==> flow/design.v <==
module DCT_Component (
    input clk,
    input reset,
    input [3:0] address,
    input signed [31:0] writedata,
    input write,
    input read,
    input chipselect,
    output reg signed [31:0] readdata
);
    parameter signed [31:0] c1 = 1420;
    parameter signed [31:0] c2 = 1338;
    parameter signed [31:0] c3 = 1204;
    parameter signed [31:0] c5 = 805;
    parameter signed [31:0] c6 = 554;
    parameter signed [31:0] c7 = 283;
    parameter s1 = 3;
    parameter s2 = 10;
    parameter s3 = 13; 
    reg signed [31:0] data1, data2, data3, data4, data5, data6, data7, data8;
    wire signed [31:0] result1, result2, result3, result4, result5, result6, result7, result8;
    wire signed [31:0] result1_, result2_, result3_, result4_, result5_, result6_, result7_, result8_;
    wire signed [31:0] x0, x1, x2, x3, x4, x5, x6, x7, x8;
    wire signed [31:0] x5_out, x8_out, x7_out;
    DCT_Stage1 stage1(
        .data1(data1), .data2(data2), .data3(data3), .data4(data4),
        .data5(data5), .data6(data6), .data7(data7), .data8(data8),
        .x0(x0), .x1(x1), .x2(x2), .x3(x3), .x5(x5), .x6(x6), .x7(x7), .x8(x8)
    );
    DCT_Stage2 stage2(
        .x8(x8), .x5(x5), .x7(x7), .x6(x6),
        .x4(x4), .x5_out(x5_out), .x8_out(x8_out), .x7_out(x7_out)
    );
    DCT_Stage3 stage3(
        .x4(x4), .x5_out(x5_out),
        .result1(result1), .result5(result5)
    );
    DCT_Stage3Col stage3col(
        .x4(x4), .x5_out(x5_out),
        .result1_(result1_), .result5_(result5_)
    );
    DCT_Stage4 stage4(
        .x0(x0), .x1(x1), .x2(x2), .x3(x3), .x8_out(x8_out), .x7_out(x7_out),
        .result3(result3), .result7(result7), .result8(result8), .result6(result6), .result4(result4), .result2(result2)
    );
    DCT_Stage4Col stage4col(
        .x0(x0), .x1(x1), .x2(x2), .x3(x3), .x8_out(x8_out), .x7_out(x7_out),
        .result3_(result3_), .result7_(result7_), .result8_(result8_), .result6_(result6_), .result4_(result4_), .result2_(result2_)
    );
    always @(posedge clk or posedge reset) begin
        if (reset) begin
            data1 <= 0;
            data2 <= 0;
            data3 <= 0;
            data4 <= 0;
            data5 <= 0;
            data6 <= 0;
            data7 <= 0;
            data8 <= 0;
            readdata <= 0;
        end else begin
            if (write && chipselect) begin
                case (address)
                    4'b0000: data1 <= writedata;
                    4'b0001: data2 <= writedata;
                    4'b0010: data3 <= writedata;
                    4'b0011: data4 <= writedata;
                    4'b0100: data5 <= writedata;
                    4'b0101: data6 <= writedata;
                    4'b0110: data7 <= writedata;
                    4'b0111: data8 <= writedata;
                endcase
            end
            if (read && chipselect) begin
                case (address)
                    4'b0000: readdata <= result1;
                    4'b0001: readdata <= result2;
                    4'b0010: readdata <= result3;
                    4'b0011: readdata <= result4;
                    4'b0100: readdata <= result5;
                    4'b0101: readdata <= result6;
                    4'b0110: readdata <= result7;
                    4'b0111: readdata <= result8;
                    4'b1000: readdata <= result1_;
                    4'b1001: readdata <= result2_;
                    4'b1010: readdata <= result3_;
                    4'b1011: readdata <= result4_;
                    4'b1100: readdata <= result5_;
                    4'b1101: readdata <= result6_;
                    4'b1110: readdata <= result7_;
                    4'b1111: readdata <= result8_;
                endcase
            end
        end
    end
defparam stage4.c1 = c1;
defparam stage4.c2 = c2;
defparam stage4.c3 = c3;
defparam stage4.c5 = c5;
defparam stage4.c6 = c6;
defparam stage4.c7 = c7;
defparam stage4.s1 = s1;
defparam stage4.s2 = s2;
defparam stage4.s3 = s3;
defparam stage4col.c1 = c1;
defparam stage4col.c2 = c2;
defparam stage4col.c3 = c3;
defparam stage4col.c5 = c5;
defparam stage4col.c6 = c6;
defparam stage4col.c7 = c7;
defparam stage4col.s1 = s1;
defparam stage4col.s2 = s2;
defparam stage4col.s3 = s3;
defparam stage3col.s1 = s1;
defparam stage3col.s2 = s2;
defparam stage3col.s3 = s3;
endmodule
module DCT_Stage1(
    input signed [31:0] data1, data2, data3, data4, data5, data6, data7, data8,
    output reg signed [31:0] x0, x1, x2, x3, x5, x6, x7, x8
);
    always @(*) begin
        x8 = data1 + data8;
        x0 = data1 - data8;
        x7 = data2 + data7;
        x1 = data2 - data7;
        x6 = data3 + data6;
        x2 = data3 - data6;
        x5 = data4 + data5;
        x3 = data4 - data5;
    end
endmodule
module DCT_Stage2(
    input signed [31:0] x8, x5, x7, x6,
    output reg signed [31:0] x4, x5_out, x8_out, x7_out
);
    always @(*) begin
        x4 = x8 + x5;
        x8_out = x8 - x5;
        x5_out = x7 + x6;
        x7_out = x7 - x6;
    end
endmodule
module DCT_Stage3(
    input signed [31:0] x4, x5_out,
    output reg signed [31:0] result1, result5
);
    always @(*) begin
        result1 = x4 + x5_out;
        result5 = x4 - x5_out;
    end
endmodule
module DCT_Stage3Col(
    input signed [31:0] x4, x5_out,
    output reg signed [31:0] result1_, result5_
);
    parameter s1 = 3;
    parameter s2 = 10;
    parameter s3 = 13; 
    always @(*) begin
        result1_ = (x4 + x5_out) >>> s1;
        result5_ = (x4 - x5_out) >>> s1;
    end
endmodule
module DCT_Stage4(
    input signed [31:0] x0, x1, x2, x3, x8_out, x7_out,
    output reg signed [31:0] result3, result7, result8, result6, result4, result2
);
    parameter signed [31:0] c1 = 1420;
    parameter signed [31:0] c2 = 1338;
    parameter signed [31:0] c3 = 1204;
    parameter signed [31:0] c5 = 805;
    parameter signed [31:0] c6 = 554;
    parameter signed [31:0] c7 = 283;
    parameter s1 = 3;
    parameter s2 = 10;
    parameter s3 = 13; 
    always @(*) begin
        result3 = (x8_out * c2 + x7_out * c6) >>> s2;
        result7 = (x8_out * c6 - x7_out * c2) >>> s2;
        result8 = (x0 * c7 - x1 * c5 + x2 * c3 - x3 * c1) >>> s2;
        result6 = (x0 * c5 - x1 * c1 + x2 * c7 + x3 * c3) >>> s2;
        result4 = (x0 * c3 - x1 * c7 - x2 * c1 - x3 * c5) >>> s2;
        result2 = (x0 * c1 + x1 * c3 + x2 * c5 + x3 * c7) >>> s2;
    end
endmodule
module DCT_Stage4Col(
    input signed [31:0] x0, x1, x2, x3, x8_out, x7_out,
    output reg signed [31:0] result3_, result7_, result8_, result6_, result4_, result2_
);
    parameter signed [31:0] c1 = 1420;
    parameter signed [31:0] c2 = 1338;
    parameter signed [31:0] c3 = 1204;
    parameter signed [31:0] c5 = 805;
    parameter signed [31:0] c6 = 554;
    parameter signed [31:0] c7 = 283;
    parameter s1 = 3;
    parameter s2 = 10;
    parameter s3 = 13; 
    always @(*) begin
        result3_ = (x8_out * c2 + x7_out * c6) >>> s3;
        result7_ = (x8_out * c6 - x7_out * c2) >>> s3;
        result8_ = (x0 * c7 - x1 * c5 + x2 * c3 - x3 * c1) >>> s3;
        result6_ = (x0 * c5 - x1 * c1 + x2 * c7 + x3 * c3) >>> s3;
        result4_ = (x0 * c3 - x1 * c7 - x2 * c1 - x3 * c5) >>> s3;
        result2_ = (x0 * c1 + x1 * c3 + x2 * c5 + x3 * c7) >>> s3;
    end
endmodule
module DCT_Custom_Instruction(clk,
                              reset,
                              dataa,
                              n,
                              clk_en,
                              start,
							                done,
                              result);
parameter c1 = 1420;
parameter c2 = 1338;
parameter c3 = 1204;
parameter c5 = 805;
parameter c6 = 554;
parameter c7 = 283;
parameter s1 = 3;
parameter s2 = 10;
parameter s3 = 13;   
  input clk;
  input reset;
  input signed [31:0] dataa;  
  input [4:0] n;
  input clk_en;
  input start;
  output done;
  output signed [31:0] result;
  wire [3:0] address;
  wire write;
  wire read;
  reg done_delay;
  assign write = (n<8);
  assign read = (n>7);
 assign address = (n == 1) ? 4'b0001 :
                   (n == 2) ? 4'b0010 :
                   (n == 3) ? 4'b0011 :
                   (n == 4) ? 4'b0100 :
                   (n == 5) ? 4'b0101 :
                   (n == 6) ? 4'b0110 :
                   (n == 7) ? 4'b0111 :
                   (n == 8) ? 4'b0000 :
                   (n == 9) ? 4'b0001 :
                   (n == 10) ? 4'b0010 :
                   (n == 11) ? 4'b0011 :
                   (n == 12) ? 4'b0100 :
                   (n == 13) ? 4'b0101 :
                   (n == 14) ? 4'b0110 :
                   (n == 15) ? 4'b0111 :
                   (n == 16) ? 4'b1000 :
                   (n == 17) ? 4'b1001 :
                   (n == 18) ? 4'b1010 :
                   (n == 19) ? 4'b1011 :
                   (n == 20) ? 4'b1100 :
                   (n == 21) ? 4'b1101 :
                   (n == 22) ? 4'b1110 :
                   (n == 23) ? 4'b1111 : 4'b0000;
  assign done = (n>7)? done_delay : start;
  always @ (posedge clk or posedge reset)
  begin
  if (reset)
		done_delay <= 0;
  else
		done_delay <= start & read;
  end
  DCT_Component wrapper_wiring(.clk(clk),
                               .reset(reset),
                               .address(address),
                               .writedata(dataa),
                               .write(write & start),
                               .read(read),
                               .chipselect(clk_en),
                               .readdata(result));
defparam wrapper_wiring.c1 = c1;
defparam wrapper_wiring.c2 = c2;
defparam wrapper_wiring.c3 = c3;
defparam wrapper_wiring.c5 = c5;
defparam wrapper_wiring.c6 = c6;
defparam wrapper_wiring.c7 = c7;
defparam wrapper_wiring.s1 = s1;
defparam wrapper_wiring.s2 = s2;
defparam wrapper_wiring.s3 = s3;
endmodule
# Reports on DCT_Custom_Instruction
# What the tools print for DCT_Custom_Instruction, step after step.
# Lines are those of the file above, counted from 1.
# Operators: Yosys type, input widths -> output width; for muxes data width and select width s.
# Cell names lack the library's common part.
# The mark - stands for no value.
# inputs
top_module	DCT_Custom_Instruction
clk_port	clk
cell_library	sky130hd
pvt_corner	tt_025C_1v80

# Word-level counts
# Yosys after proc, flatten, opt, wreduce and memory -nomap, before mapping. Memory bits, and registers merged into a memory's read port (data or address), are not among the register bits. Print and check cells are not counted. Equal cells are merged and count once.
# bits
reg_bits	289
latchBits	0
memories	0
romBits	0
out_inout_bits	33
ram_bits	0
clocked_rd_ports_x_width	0
input_bits	41
wordCells	136
# classes
n_addsub	28
div_mod_pow	0
shift	0
n_eq	38
cmp	2
mux	25
reduce_logical	11
multipliers	20
logic	2
# op_table
op	n
$mul 32x10->30 const B	8
$mul 32x11->32 const B	4
$mul 32x10->32 const B	4
$mul 32x11->31 const B	2
$mul 32x10->31 const B	2
$pmux 32 s16	1
$add 32x32->32	14
$sub 32x32->32	14
$mux 4	23
$eq 5x4->1 const B	8
$eq 5x5->1 const B	8
$eq 4x4->1 const B	8
$eq 5x3->1 const B	4
$reduce_and 2->1	8
$eq 4x3->1 const B	4
$eq 5x2->1 const B	2
$eq 4x2->1 const B	2
$eq 5x1->1 const B	1
$gt 5x3->1 const B	1
$lt 5x4->1 const B	1
$eq 4x1->1 const B	1
$logic_not 4->1	1
$and 1x1->1	2
$logic_and 1x1->1	2
$mux 1	1

# Logic depth
# Yosys ltp: most cells in a row. Word level: on the elaborated netlist, between registers, memories and ports. Mapped: between sequential cells and ports; inverters and the memories' decode and read muxes count.
# logic_depth
depth_word	26
abc_area	0
ltp_mapped	59
mapped_depth_nobuf	58

# Synthesis result
# Source: synth_stat.txt of the flow (Yosys; design flattened, memories mapped). It holds for the ABC_AREA given above (unset counts as 0); a run with the other value may have another netlist.
# The area totals of this step are shown rounded.
# types
cell	n	area_total_um2
fa_1	1870	3.74E+04
ha_1	2205	2.76E+04
inv_1	3094	1.16E+04
dfrtp_1	289	7.23E+03
xnor2_1	703	6.16E+03
a21oi_1	597	2.99E+03
mux2_2	258	2.91E+03
nor2_1	666	2.5E+03
xor2_1	229	2.01E+03
o21ai_0	346	1.73E+03
nand2_1	330	1.24E+03
a21o_1	157	1178.63
o21bai_1	142	1.07E+03
nor3_1	163	815.782
nand2b_1	121	756.976
nor2b_1	115	719.44
nand3_1	135	675.648
o21a_1	86	645.619
# Other cell types: 83; their cells: 1130.
# mapped
synth_area_um2	118000
ff_cells	289
cell_count	12636
# By module: a second synthesis without flattening, with its own total; a netlist apart from the flattened one above.
# unflattened
cells_unflattened	22252
area_unflattened_um2	210000
# Each row is one instance without its submodules.
# modules
mod	seq_area_um2	n_cells	area_um2	n_inst
DCT_Stage4	0.0	8426	84100	1
DCT_Stage4Col	0.0	8446	84100	1
DCT_Component	7210	1185	14300	1
DCT_Stage1	0.0	2045	13600	1
DCT_Stage2	0.0	1046	6910	1
DCT_Stage3	0.0	576	3910	1
DCT_Stage3Col	0.0	516	3440	1
DCT_Custom_Instruction	25.0	12	101	1

# Timing after synthesis
# OpenSTA on the mapped netlist: ideal clock, no wires. The path of least setup slack (recovery checks aside). Input and output delay are each 20% of the period. Register names are those of the netlist, which keeps one name where synthesis merged equal registers.
# synth_path
path_kind	register -> register
startpoint	register wrapper_wiring.data6[1]
endpoint	register wrapper_wiring.readdata[29]
path_delay_ns	13.206
slack_ns	2.793
t_required_ns	15.876
clock_period_ns	16.0
arrival_time_ns	13.082
path_stages	55
setup_time_ns	0.124
period_less_setup_slack_ns	13.207
# "path_delay_ns" is the arrival time less input delay plus setup time.
# "path_stages" counts driving pins, that of a launching flip-flop among them; a cell with two outputs on the path counts twice.
# "period_less_setup_slack_ns" = period - worst setup slack (recovery checks aside). The figure is calculated, with input and output delays left at 20% of the set period.
# The rows between start and end are the longest chain of elaborated cells between them; the timing report does not say that the signal goes this way. Where chains are equally long, one stands for them.
# A line is the first line of the expression or statement that the cell stems from. Yosys adds cells for indexed reads and writes and turns some case tables into memories.
# At most two assigning lines are given for a register; there are more.
# synth_via
path_cell_list	dfrtp_1 > inv_1 > ha_1 > nor2b_1 > o31a_1 > o311a_1 > nor2_1 > o21bai_1 > a21oi_1 > xnor2_1 > ha_1 > ha_1 > inv_1 > fa_1 > inv_1 > fa_1 > inv_1 > fa_1 > [19 not listed] > inv_1 > fa_1 > fa_1 > xnor2_1 > xnor2_1 > xnor2_1 > xnor2_1 > xnor2_1 > xnor3_1 > xnor3_1 > xnor3_1 > xnor2_1 > xor2_1 > a221o_1 > a211o_1 > nor4_4 > o211a_1 > a21oi_1
elab_chain_cells	5
# synth_rtl
element	line_no	rtl
start, declared	20	reg signed [31:0] data1, data2, data3, data4, data5, data6, data7, data8;
start, assigned	57	data6 <= 0;
start, assigned	69	4'b0101: data6 <= writedata;
$sub 32x32->32	128	x2 = data3 - data6;
$mul 32x10->30	181	result8 = (x0 * c7 - x1 * c5 + x2 * c3 - x3 * c1) >>> s2;
$add 32x32->32	181
$sub 32x32->32	181
$pmux 32 s16	75	case (address)
end, assigned	76	4'b0000: readdata <= result1;
end, assigned	77	4'b0001: readdata <= result2;
end, declared	9	output reg signed [31:0] readdata

# Timing after layout
# From the final timing report of flow run B: the path of least setup slack in the routed layout; clock arrival at registers is part of the times.
# layout_path
path_kind	register -> register
startpoint	register wrapper_wiring.data6[0]
endpoint	register wrapper_wiring.readdata[23]
setup_time_ns	0.15
slack_ns	0.37
path_stages	57
clock_period_ns	16.0
t_required_ns	16.43
arrival_time_ns	16.06
# The rows between start and end are the longest chain of elaborated cells between them; the timing report does not say that the signal goes this way. Where chains are equally long, one stands for them.
# At most two assigning lines are given for a register; there are more.
# layout_via
path_cell_list	dfrtp_1 > ha_1 > fa_1 > nor2b_1 > o31a_1 > o31a_1 > a21oi_1 > nor2b_1 > o21ai_0 > a221o_1 > inv_1 > ha_1 > ha_1 > inv_1 > fa_1 > inv_1 > fa_1 > inv_1 > [21 not listed] > fa_1 > fa_1 > xnor2_1 > xnor2_1 > xnor2_1 > xnor2_1 > xnor2_1 > xnor3_1 > xnor3_1 > xnor3_1 > xnor2_1 > xor2_1 > a221o_1 > a211o_1 > nor4_4 > buf_4 > nor3b_1 > o31ai_1
elab_chain_cells	5
# layout_rtl
element	line_no	rtl
start, declared	20	reg signed [31:0] data1, data2, data3, data4, data5, data6, data7, data8;
start, assigned	57	data6 <= 0;
start, assigned	69	4'b0101: data6 <= writedata;
$sub 32x32->32	128	x2 = data3 - data6;
$mul 32x10->30	181	result8 = (x0 * c7 - x1 * c5 + x2 * c3 - x3 * c1) >>> s2;
$add 32x32->32	181
$sub 32x32->32	181
$pmux 32 s16	75	case (address)
end, assigned	76	4'b0000: readdata <= result1;
end, assigned	77	4'b0001: readdata <= result2;
end, declared	9	output reg signed [31:0] readdata

# Below are 4 stored runs of the flow (Yosys, OpenROAD; platform sky130hd) on DCT_Custom_Instruction, each with its settings and what was measured, unordered. Constraints: input delay and output delay 20% of the set period each, output load 0.01 pF.
# The measured numbers are rounded.
# A setting shown as -- is not set for that run.
# Among the results, -- means that no value is shown for the run.
run name	ABC_AREA	CELL_PAD_IN_SITES_GLOBAL_PLACEMENT	CORE_ASPECT_RATIO	CORE_MARGIN	CORE_UTILIZATION	CTS_CLUSTER_DIAMETER	GPL_ROUTABILITY_DRIVEN	GPL_TIMING_DRIVEN	HOLD_SLACK_MARGIN	MIN_ROUTING_LAYER	SLEW_MARGIN	period_ns	CAP_MARGIN	SETUP_SLACK_MARGIN	TNS_END_PERCENT	post_synth_area_um2	die_footprint_um2	cell_area_final_um2	util_pct	worst_setup_slack_ns	tns_setup_ns
flow run A	1	3	0.57	8	20	160	1	0	0.18	met2	30	16.0	20	--	--	--	--	--	--	--	--
flow run B	--	--	--	2	40	--	--	--	--	--	20	16.0	20	-1.24	25	118000	298000	127000	43.2	0.369	0.000
flow run C	--	3	--	2	40	--	--	--	--	met2	20	16.0	20	-1.24	5	--	--	--	--	--	--
flow run D	--	--	--	2	40	--	--	--	--	--	20	15.7	20	4.52	--	118000	298000	133000	45.3	2.17	0.000
# Flow run A: no results, routing failed with GRT-0116
# Flow run C: no results, routing failed with GRT-0116
